==> flow/design.v <==
module adder16_7 (
    input [5:0] alufn,
    input [15:0] a,
    input [15:0] b,
    output reg [15:0] out,
    output reg z,
    output reg n,
    output reg v
  );
  reg [15:0] sum;
  reg [15:0] xb;
  always @* begin
    xb = b ^ {5'h10{alufn[0+0-:1]}};
    case (alufn[0+1-:2])
      2'h0: begin
        sum = a + b;
      end
      2'h1: begin
        sum = a - b;
      end
      2'h2: begin
        sum = a * b;
      end
      2'h3: begin
        sum = xb + 1'h1;
      end
      default: begin
        sum = a - b;
      end
    endcase
    v = (a[15+0-:1] & xb[15+0-:1] & ~sum[15+0-:1]) | (~a[15+0-:1] & ~xb[15+0-:1] & sum[15+0-:1]);
    n = sum[15+0-:1];
    z = (~|sum);
    out = sum;
  end
endmodule
module boolean16_9 (
    input [5:0] alufn,
    input [15:0] a,
    input [15:0] b,
    output reg [15:0] out
  );
  always @* begin
    case (alufn[0+3-:4])
      4'h8: begin
        out = a & b;
      end
      4'he: begin
        out = a | b;
      end
      4'h6: begin
        out = a ^ b;
      end
      4'ha: begin
        out = a;
      end
      default: begin
        out = 16'h0000;
      end
    endcase
  end
endmodule
module compare16_10 (
    input [5:0] alufn,
    input z,
    input v,
    input n,
    output reg [15:0] out
  );
  always @* begin
    case (alufn[1+1-:2])
      2'h1: begin
        out = z;
      end
      2'h2: begin
        out = n ^ v;
      end
      2'h3: begin
        out = z | (n ^ v);
      end
      default: begin
        out = 1'h0;
      end
    endcase
  end
endmodule
module shifter16_8 (
    input [15:0] a,
    input [15:0] b,
    input [5:0] alufn,
    output reg [15:0] out
  );
  always @* begin
    case (alufn[0+1-:2])
      2'h0: begin
        out = a <<< b[0+4-:5];
      end
      2'h1: begin
        out = a >>> b[0+4-:5];
      end
      2'h3: begin
        out = $signed(a) >>> b[0+4-:5];
      end
      default: begin
        out = 1'h0;
      end
    endcase
  end
endmodule
module alu_3 (
    input [5:0] alufn,
    input [15:0] a,
    input [15:0] b,
    output reg [15:0] alu_output
  );
  wire [16-1:0] M_add_out;
  wire [1-1:0] M_add_z;
  wire [1-1:0] M_add_n;
  wire [1-1:0] M_add_v;
  reg [6-1:0] M_add_alufn;
  reg [16-1:0] M_add_a;
  reg [16-1:0] M_add_b;
  adder16_7 add (
    .alufn(M_add_alufn),
    .a(M_add_a),
    .b(M_add_b),
    .out(M_add_out),
    .z(M_add_z),
    .n(M_add_n),
    .v(M_add_v)
  );
  wire [16-1:0] M_shift_out;
  reg [16-1:0] M_shift_a;
  reg [16-1:0] M_shift_b;
  reg [6-1:0] M_shift_alufn;
  shifter16_8 shift (
    .a(M_shift_a),
    .b(M_shift_b),
    .alufn(M_shift_alufn),
    .out(M_shift_out)
  );
  wire [16-1:0] M_bool_out;
  reg [6-1:0] M_bool_alufn;
  reg [16-1:0] M_bool_a;
  reg [16-1:0] M_bool_b;
  boolean16_9 bool (
    .alufn(M_bool_alufn),
    .a(M_bool_a),
    .b(M_bool_b),
    .out(M_bool_out)
  );
  wire [16-1:0] M_comp_out;
  reg [6-1:0] M_comp_alufn;
  reg [1-1:0] M_comp_z;
  reg [1-1:0] M_comp_v;
  reg [1-1:0] M_comp_n;
  compare16_10 comp (
    .alufn(M_comp_alufn),
    .z(M_comp_z),
    .v(M_comp_v),
    .n(M_comp_n),
    .out(M_comp_out)
  );
  always @* begin
    M_add_a = a;
    M_add_b = b;
    M_add_alufn = alufn;
    if (alufn[5:4] == 2'h3) begin
      M_add_alufn[1:0] = 2'h1;
    end
    M_comp_v = M_add_v;
    M_comp_n = M_add_n;
    M_comp_z = M_add_z;
    M_comp_alufn = alufn;
    M_bool_a = a;
    M_bool_b = b;
    M_bool_alufn = alufn;
    M_shift_a = a;
    M_shift_b = b;
    M_shift_alufn = alufn;
    case (alufn[4+1-:2])
      2'h0: begin
        alu_output = M_add_out;
      end
      2'h1: begin
        alu_output = M_bool_out;
      end
      2'h2: begin
        alu_output = M_shift_out;
      end
      2'h3: begin
        alu_output = M_comp_out;
      end
      default: begin
        alu_output = 16'h0000;
      end
    endcase
  end
endmodule
module alu16_top (
    input clk,
    input [5:0] alufn,
    input [15:0] a,
    input [15:0] b,
    output reg [15:0] y
  );
  reg [5:0] alufn_q;
  reg [15:0] a_q;
  reg [15:0] b_q;
  wire [15:0] alu_out;
  alu_3 alu (
    .alufn(alufn_q),
    .a(a_q),
    .b(b_q),
    .alu_output(alu_out)
  );
  always @(posedge clk) begin
    alufn_q <= alufn;
    a_q <= a;
    b_q <= b;
    y <= alu_out;
  end
endmodule
## Step by step through the tools: alu16_top

Tool output for the design above, in the order of the flow.
Lines are those of the file above, counted from 1.
Operators carry their Yosys type and port widths (W data, S select, Z words).
A cell with n/a has no value.

| inputs | value |
|---|---|
| design top | alu16_top |
| clock input | clk |
| standard-cell library | sky130hd |
| timing corner | tt_025C_1v80 |

## Word-level counts

Counts by Yosys on the flattened word-level netlist (proc, flatten, opt, wreduce; memories kept). Register bits leave out memories and registers merged into their read ports (data or address); mux counts leave out enables and synchronous resets folded into registers. Print and check cells are left out.

| word-level totals | value |
|---|---|
| input port bits | 39 |
| output and inout bits | 16 |
| cells after elaboration | 51 |
| flip-flop bits (word level) | 54 |

| operators by class | value |
|---|---|
| reduce/logical cells | 5 |
| $add $sub $neg | 3 |
| equality and inequality tests | 15 |
| mux-type cells | 6 |
| shift operators | 3 |
| $mul | 1 |
| bitwise operators | 14 |

Operators by type and width:

| cell | number |
|---|---|
| $mul A16 B16 Y16 | 1 |
| $pmux W16 S4 | 3 |
| $pmux W16 S3 | 2 |
| $xor A16 B16 Y16 | 2 |
| $sshr A16 B5 Y16 | 2 |
| $or A1 B16 Y16 | 1 |
| $add A16 B1 Y16 const B | 1 |
| $add A16 B16 Y16 | 1 |
| $sub A16 B16 Y16 | 1 |
| $and A16 B16 Y16 | 1 |
| $or A16 B16 Y16 | 1 |
| $sshl A16 B5 Y16 | 1 |
| $reduce_or A16 Y1 | 1 |
| $eq A2 B2 Y1 const B | 7 |
| $eq A4 B4 Y1 const B | 3 |
| $eq A2 B1 Y1 const B | 4 |
| $logic_not A2 Y1 | 3 |
| $and A1 B1 Y1 | 4 |
| $eq A4 B3 Y1 const B | 1 |
| $not A1 Y1 | 3 |
| $mux W2 | 1 |
| $or A1 B1 Y1 | 1 |
| $xor A1 B1 Y1 | 1 |
| $logic_not A1 Y1 | 1 |

## Longest topological paths

Depth = most cells in a row (Yosys ltp): at word level without a register or memory, in the mapped netlist without a sequential cell, where the memories' decode and read muxes count.

| logic depth | value |
|---|---|
| depth after elaboration | 12 |
| ABC_AREA | 0 |
| gate-level depth with buffers | 26 |
| depth with buffers taken out | 23 |

## Netlist

The flow's flattened synthesis, as Yosys stat reports it; memories are mapped. The netlist is that of the ABC_AREA named above (0 if unset); the other value can give another one.

Cell types:

| cell type | number | total area (um^2) |
|---|---|---|
| sky130_fd_sc_hd__fa_1 | 81 | 1.62E+03 |
| sky130_fd_sc_hd__ha_1 | 98 | 1.23E+03 |
| sky130_fd_sc_hd__dfxtp_1 | 54 | 1.08E+03 |
| sky130_fd_sc_hd__inv_1 | 146 | 548.026 |
| sky130_fd_sc_hd__xnor2_1 | 57 | 499.229 |
| sky130_fd_sc_hd__nor2_1 | 130 | 487.968 |
| sky130_fd_sc_hd__nand2_1 | 129 | 484.214 |
| sky130_fd_sc_hd__o21ai_0 | 87 | 435.418 |
| sky130_fd_sc_hd__a21oi_1 | 54 | 270.259 |
| sky130_fd_sc_hd__mux2i_1 | 18 | 180.173 |
| sky130_fd_sc_hd__clkbuf_1 | 44 | 165.158 |
| sky130_fd_sc_hd__xor2_1 | 17 | 148.893 |
| sky130_fd_sc_hd__nand2b_1 | 21 | 131.376 |
| sky130_fd_sc_hd__a222oi_1 | 13 | 130.125 |
| sky130_fd_sc_hd__a21o_1 | 13 | 97.594 |
| sky130_fd_sc_hd__a211oi_1 | 12 | 90.086 |
| sky130_fd_sc_hd__nor3_1 | 17 | 85.082 |
| sky130_fd_sc_hd__nand3_1 | 14 | 70.067 |

Other cell types: 60; their cells: 167.

| synthesis totals | value |
|---|---|
| mapped flip-flops | 54 |
| mapped cells | 1,172 |
| sequential area | 1,081.0 um^2 |
| synthesis area | 9,031.2 um^2 |
| buffer cells | 66 |

By module: a second synthesis without flattening, with its own total; a netlist apart from the flattened one above.

| unflattened totals | value |
|---|---|
| cell total of the unflattened synthesis | 1,178 |
| area total of the unflattened synthesis | 10,174.8 um^2 |

Each row is one instance without its submodules.

Modules:

| module | instances | sequential area (um^2) | area (um^2) | cells |
|---|---|---|---|---|
| adder16_7 | 1 | 0.0 | 5,831.8 | 734 |
| shifter16_8 | 1 | 0.0 | 1,614.0 | 212 |
| alu16_top | 1 | 1,081.0 | 1,081.0 | 54 |
| boolean16_9 | 1 | 0.0 | 1,066.0 | 138 |
| alu_3 | 1 | 0.0 | 447.9 | 22 |
| compare16_10 | 1 | 0.0 | 133.9 | 18 |

## Timing after synthesis

Source: OpenSTA report_checks on the synthesized netlist (no wires, ideal clock, input and output delay 20% of the period each), path of least setup slack; recovery checks are left aside. Register names are those of the netlist, which keeps one name where synthesis merged equal registers.

| timing post-synthesis | value |
|---|---|
| path kind | reg2reg |
| from | reg b_q[1] |
| to | reg y[0] |
| arrival time | 6,144 ps |
| library setup time | 129 ps |
| clock period | 6,500 ps |
| launch time at the first pin | 0 ps |
| stages | 24 |
| path buffers | 3 |
| data required time | 6,371 ps |
| path slack | 227 ps |
| delay of the path | 6,273 ps |
| synthesis period reached | 6,273 ps |

"delay of the path" is the arrival time less input delay plus setup time.
"stages" counts driving pins, that of a launching flip-flop among them; a cell with two outputs on the path counts twice.
"synthesis period reached" is the clock period less the worst setup slack; recovery checks do not enter. This is arithmetic on one report: input and output delays are still those of the set period (20% each).
The rows between start and end are the longest chain of elaborated cells between them; the timing report does not say that the signal goes this way. Where chains are equally long, one stands for them.
Each line given opens the expression or statement behind the cell; cells for indexed reads and writes are added by Yosys, which also makes memories of some case tables.

| on the way, post-synthesis | value |
|---|---|
| cell sequence | sky130_fd_sc_hd__dfxtp_1 -> sky130_fd_sc_hd__clkbuf_1 -> sky130_fd_sc_hd__clkbuf_1 -> sky130_fd_sc_hd__buf_1 -> sky130_fd_sc_hd__nand2_1 -> sky130_fd_sc_hd__fa_1 -> sky130_fd_sc_hd__fa_1 -> sky130_fd_sc_hd__fa_1 -> sky130_fd_sc_hd__inv_1 -> sky130_fd_sc_hd__ha_1 -> sky130_fd_sc_hd__fa_1 -> sky130_fd_sc_hd__inv_1 -> sky130_fd_sc_hd__fa_1 -> sky130_fd_sc_hd__inv_1 -> sky130_fd_sc_hd__ha_1 -> sky130_fd_sc_hd__or4_1 -> sky130_fd_sc_hd__o22a_1 -> sky130_fd_sc_hd__a31oi_1 -> sky130_fd_sc_hd__o21ai_0 -> sky130_fd_sc_hd__xnor2_1 -> sky130_fd_sc_hd__nand2_1 -> sky130_fd_sc_hd__o211ai_2 -> sky130_fd_sc_hd__a221oi_2 -> sky130_fd_sc_hd__o41ai_2 |
| cells in the longest elaborated chain | 10 |
| elaborated cells between the ends (all ways) | 20 |
| classes of those cells | add/sub (3); mul (1); shift (3); mux (4); logic (7); reduce/logical (2) |

RTL lines, path post-synthesis:

| item | line | source |
|---|---|---|
| from (decl) | 209 | `reg [15:0] b_q;` |
| from (assign) | 220 | `b_q <= b;` |
| $xor A16 B16 Y16 | 13 | `xb = b ^ {5'h10{alufn[0+0-:1]}};` |
| $add A16 B1 Y16 | 25 | `sum = xb + 1'h1;` |
| $pmux W16 S4 | 14 | `case (alufn[0+1-:2])` |
| $not A1 Y1 | 31 | `v = (a[15+0-:1] & xb[15+0-:1] & ~sum[15+0-:1]) \| (~a[15+0-:1] & ~xb[15+0-:1] & sum[15+0-:1]);` |
| $and A1 B1 Y1 | 31 |  |
| $or A1 B1 Y1 | 31 |  |
| $xor A1 B1 Y1 | 79 | `out = z \| (n ^ v);` |
| $or A1 B16 Y16 | 79 |  |
| $pmux W16 S3 | 71 | `case (alufn[1+1-:2])` |
| $pmux W16 S4 | 181 | `case (alufn[4+1-:2])` |
| to (assign) | 221 | `y <= alu_out;` |
| to (decl) | 205 | `output reg [15:0] y` |

## Timing after layout

From the final timing report of stored run 1: the path of least setup slack in the routed layout; clock arrival at registers is part of the times.
The path's times are printed in steps of 10 ps; the period is the one set.

| timing after layout | value |
|---|---|
| path kind | reg2reg |
| from | reg b_q[4] |
| to | reg y[15] |
| path buffers | 1 |
| launch time at the first pin | 310 ps |
| data required time | 8,100 ps |
| stages | 23 |
| arrival time | 6,820 ps |
| library setup time | 70 ps |
| clock period | 7,860 ps |
| path slack | 1,280 ps |

| on the way, after layout | value |
|---|---|
| cell sequence | sky130_fd_sc_hd__dfxtp_1 -> sky130_fd_sc_hd__inv_1 -> sky130_fd_sc_hd__buf_4 -> sky130_fd_sc_hd__nor2_1 -> sky130_fd_sc_hd__fa_1 -> sky130_fd_sc_hd__inv_1 -> sky130_fd_sc_hd__fa_1 -> sky130_fd_sc_hd__inv_1 -> sky130_fd_sc_hd__fa_1 -> sky130_fd_sc_hd__fa_1 -> sky130_fd_sc_hd__fa_1 -> sky130_fd_sc_hd__inv_1 -> sky130_fd_sc_hd__fa_1 -> sky130_fd_sc_hd__inv_1 -> sky130_fd_sc_hd__ha_1 -> sky130_fd_sc_hd__a21o_1 -> sky130_fd_sc_hd__a31oi_1 -> sky130_fd_sc_hd__o21ai_0 -> sky130_fd_sc_hd__xnor2_1 -> sky130_fd_sc_hd__nand2_1 -> sky130_fd_sc_hd__o211ai_1 -> sky130_fd_sc_hd__o21ai_0 -> sky130_fd_sc_hd__o21ai_0 |

RTL lines, path after layout:

| item | line | source |
|---|---|---|
| from (decl) | 209 | `reg [15:0] b_q;` |
| from (assign) | 220 | `b_q <= b;` |
| to (assign) | 221 | `y <= alu_out;` |
| to (decl) | 205 | `output reg [15:0] y` |

No chain of elaborated cells between the ends is given.

Subject: alu16_top on sky130hd, stored results

Hello all,

Measured data: module alu16_top, platform sky130hd, 4 stored runs of the flow under differing settings, order arbitrary. Input and output delays are each 20% of the period that was set; the output load is 0.01 pF.
"period achieved": clock period set for the run, less the worst setup slack. It is reckoned from that one timing run; input and output delays stay at 20% of the period that was set.
"allowed time less slack (worst setup path)" = time allowed to the worst setup path (clock period - input delay - output delay, where it has them) - its slack; a late launch clock adds to it, a late capture clock takes from it.
"total power of the final layout": no workload was simulated; the value follows from the tool's default switching activity.
"allowed time less slack (worst setup path)" is known to 10 ps.

## Stored run 1

==> flow/run.sh <==
#!/bin/bash
# the make line also repeats the synthesis and layout settings of config.mk as NAME=value (left out here)
make -C /OpenROAD-flow-scripts/flow DESIGN_CONFIG=/design/flow/config.mk WORK_HOME=/design/flow/orfs CLKGATE_MAP_FILE= finish
==> flow/config.mk <==
export PLATFORM = sky130hd
export DESIGN_NAME = alu16_top
export DESIGN_NICKNAME = alu16_top
export VERILOG_FILES = /design/flow/design.v
export SDC_FILE = /design/flow/constraint.sdc
export NUM_CORES = 4
export LEC_CHECK = 0
export ABC_AREA = 0
export CAP_MARGIN = 25
export CORE_ASPECT_RATIO = 0.53
export CORE_MARGIN = 3
export CORE_UTILIZATION = 44
export GPL_ROUTABILITY_DRIVEN = 0
export MAX_ROUTING_LAYER = met4
export PLACE_DENSITY = 0.57
export SLEW_MARGIN = 20
==> flow/constraint.sdc <==
create_clock -name core_clock -period 7.86 [get_ports {clk}]
set_input_delay 1.5720 -clock core_clock [delete_from_list [all_inputs] [get_ports {clk}]]
set_output_delay 1.5720 -clock core_clock [all_outputs]
set_load 0.01 [all_outputs]

| result of stored run 1 | value |
|---|---|
| allowed time less slack (worst setup path) | 6,580 ps |
| class of the worst setup path | reg2reg |
| period achieved | 6,577 ps |
| post-route setup TNS | 0 ps |
| full die area | 22,367.7 um^2 |
| worst setup slack after layout | 1,283 ps |
| standard-cell area after layout | 9,982.1 um^2 |
| utilization of the finished layout | 0.505 |
| Yosys chip area after synthesis | 9,031.2 um^2 |
| worst hold slack in the final report | 744 ps |
| total power of the final layout | 2,664 uW |

## Stored run 2

==> flow/run.sh <==
#!/bin/bash
# the make line also repeats the synthesis and layout settings of config.mk as NAME=value (left out here)
make -C /OpenROAD-flow-scripts/flow DESIGN_CONFIG=/design/flow/config.mk WORK_HOME=/design/flow/orfs CLKGATE_MAP_FILE= finish
==> flow/config.mk <==
export PLATFORM = sky130hd
export DESIGN_NAME = alu16_top
export DESIGN_NICKNAME = alu16_top
export VERILOG_FILES = /design/flow/design.v
export SDC_FILE = /design/flow/constraint.sdc
export NUM_CORES = 4
export LEC_CHECK = 0
export ABC_AREA = 1
export CAP_MARGIN = 20
export CORE_ASPECT_RATIO = 1.44
export CORE_MARGIN = 8
export CORE_UTILIZATION = 36
export CTS_CLUSTER_DIAMETER = 167
export GPL_TIMING_DRIVEN = 1
export MIN_ROUTING_LAYER = met1
export PLACE_DENSITY_LB_ADDON = 0.13
export SLEW_MARGIN = 25
==> flow/constraint.sdc <==
create_clock -name core_clock -period 6.5 [get_ports {clk}]
set_input_delay 1.3000 -clock core_clock [delete_from_list [all_inputs] [get_ports {clk}]]
set_output_delay 1.3000 -clock core_clock [all_outputs]
set_load 0.01 [all_outputs]

| result of stored run 2 | value |
|---|---|
| allowed time less slack (worst setup path) | 6,120 ps |
| class of the worst setup path | reg2reg |
| period achieved | 6,116 ps |
| post-route setup TNS | 0 ps |
| full die area | 32,950.8 um^2 |
| worst setup slack after layout | 384 ps |
| standard-cell area after layout | 10,870.4 um^2 |
| utilization of the finished layout | 0.405 |
| Yosys chip area after synthesis | 9,834.4 um^2 |
| worst hold slack in the final report | 691 ps |
| total power of the final layout | 2,937 uW |

## Stored run 3

==> flow/run.sh <==
#!/bin/bash
# the make line also repeats the synthesis and layout settings of config.mk as NAME=value (left out here)
make -C /OpenROAD-flow-scripts/flow DESIGN_CONFIG=/design/flow/config.mk WORK_HOME=/design/flow/orfs CLKGATE_MAP_FILE= finish
==> flow/config.mk <==
export PLATFORM = sky130hd
export DESIGN_NAME = alu16_top
export DESIGN_NICKNAME = alu16_top
export VERILOG_FILES = /design/flow/design.v
export SDC_FILE = /design/flow/constraint.sdc
export NUM_CORES = 4
export LEC_CHECK = 0
export CAP_MARGIN = 20
export CORE_ASPECT_RATIO = 1.8
export CORE_MARGIN = 2
export CORE_UTILIZATION = 36
export GPL_TIMING_DRIVEN = 0
export SLEW_MARGIN = 20
==> flow/constraint.sdc <==
create_clock -name core_clock -period 6.5 [get_ports {clk}]
set_input_delay 1.3000 -clock core_clock [delete_from_list [all_inputs] [get_ports {clk}]]
set_output_delay 1.3000 -clock core_clock [all_outputs]
set_load 0.01 [all_outputs]

| result of stored run 3 | value |
|---|---|
| allowed time less slack (worst setup path) | 6,450 ps |
| class of the worst setup path | reg2reg |
| period achieved | 6,447 ps |
| post-route setup TNS | 0 ps |
| full die area | 26,424.3 um^2 |
| worst setup slack after layout | 53 ps |
| standard-cell area after layout | 10,481.3 um^2 |
| utilization of the finished layout | 0.427 |
| Yosys chip area after synthesis | 9,031.2 um^2 |
| worst hold slack in the final report | 789 ps |
| total power of the final layout | 3,589 uW |

## Stored run 4

==> flow/run.sh <==
#!/bin/bash
# the make line also repeats the synthesis and layout settings of config.mk as NAME=value (left out here)
make -C /OpenROAD-flow-scripts/flow DESIGN_CONFIG=/design/flow/config.mk WORK_HOME=/design/flow/orfs CLKGATE_MAP_FILE= finish
==> flow/config.mk <==
export PLATFORM = sky130hd
export DESIGN_NAME = alu16_top
export DESIGN_NICKNAME = alu16_top
export VERILOG_FILES = /design/flow/design.v
export SDC_FILE = /design/flow/constraint.sdc
export NUM_CORES = 4
export LEC_CHECK = 0
export CAP_MARGIN = 20
export CORE_MARGIN = 2
export CORE_UTILIZATION = 29
export SLEW_MARGIN = 20
==> flow/constraint.sdc <==
create_clock -name core_clock -period 6.35 [get_ports {clk}]
set_input_delay 1.2700 -clock core_clock [delete_from_list [all_inputs] [get_ports {clk}]]
set_output_delay 1.2700 -clock core_clock [all_outputs]
set_load 0.01 [all_outputs]

| result of stored run 4 | value |
|---|---|
| allowed time less slack (worst setup path) | 6,070 ps |
| class of the worst setup path | reg2reg |
| period achieved | 6,071 ps |
| post-route setup TNS | 0 ps |
| full die area | 32,569.4 um^2 |
| worst setup slack after layout | 279 ps |
| standard-cell area after layout | 10,427.5 um^2 |
| utilization of the finished layout | 0.341 |
| Yosys chip area after synthesis | 9,031.2 um^2 |
| worst hold slack in the final report | 737 ps |
| total power of the final layout | 3,462 uW |

Thanks
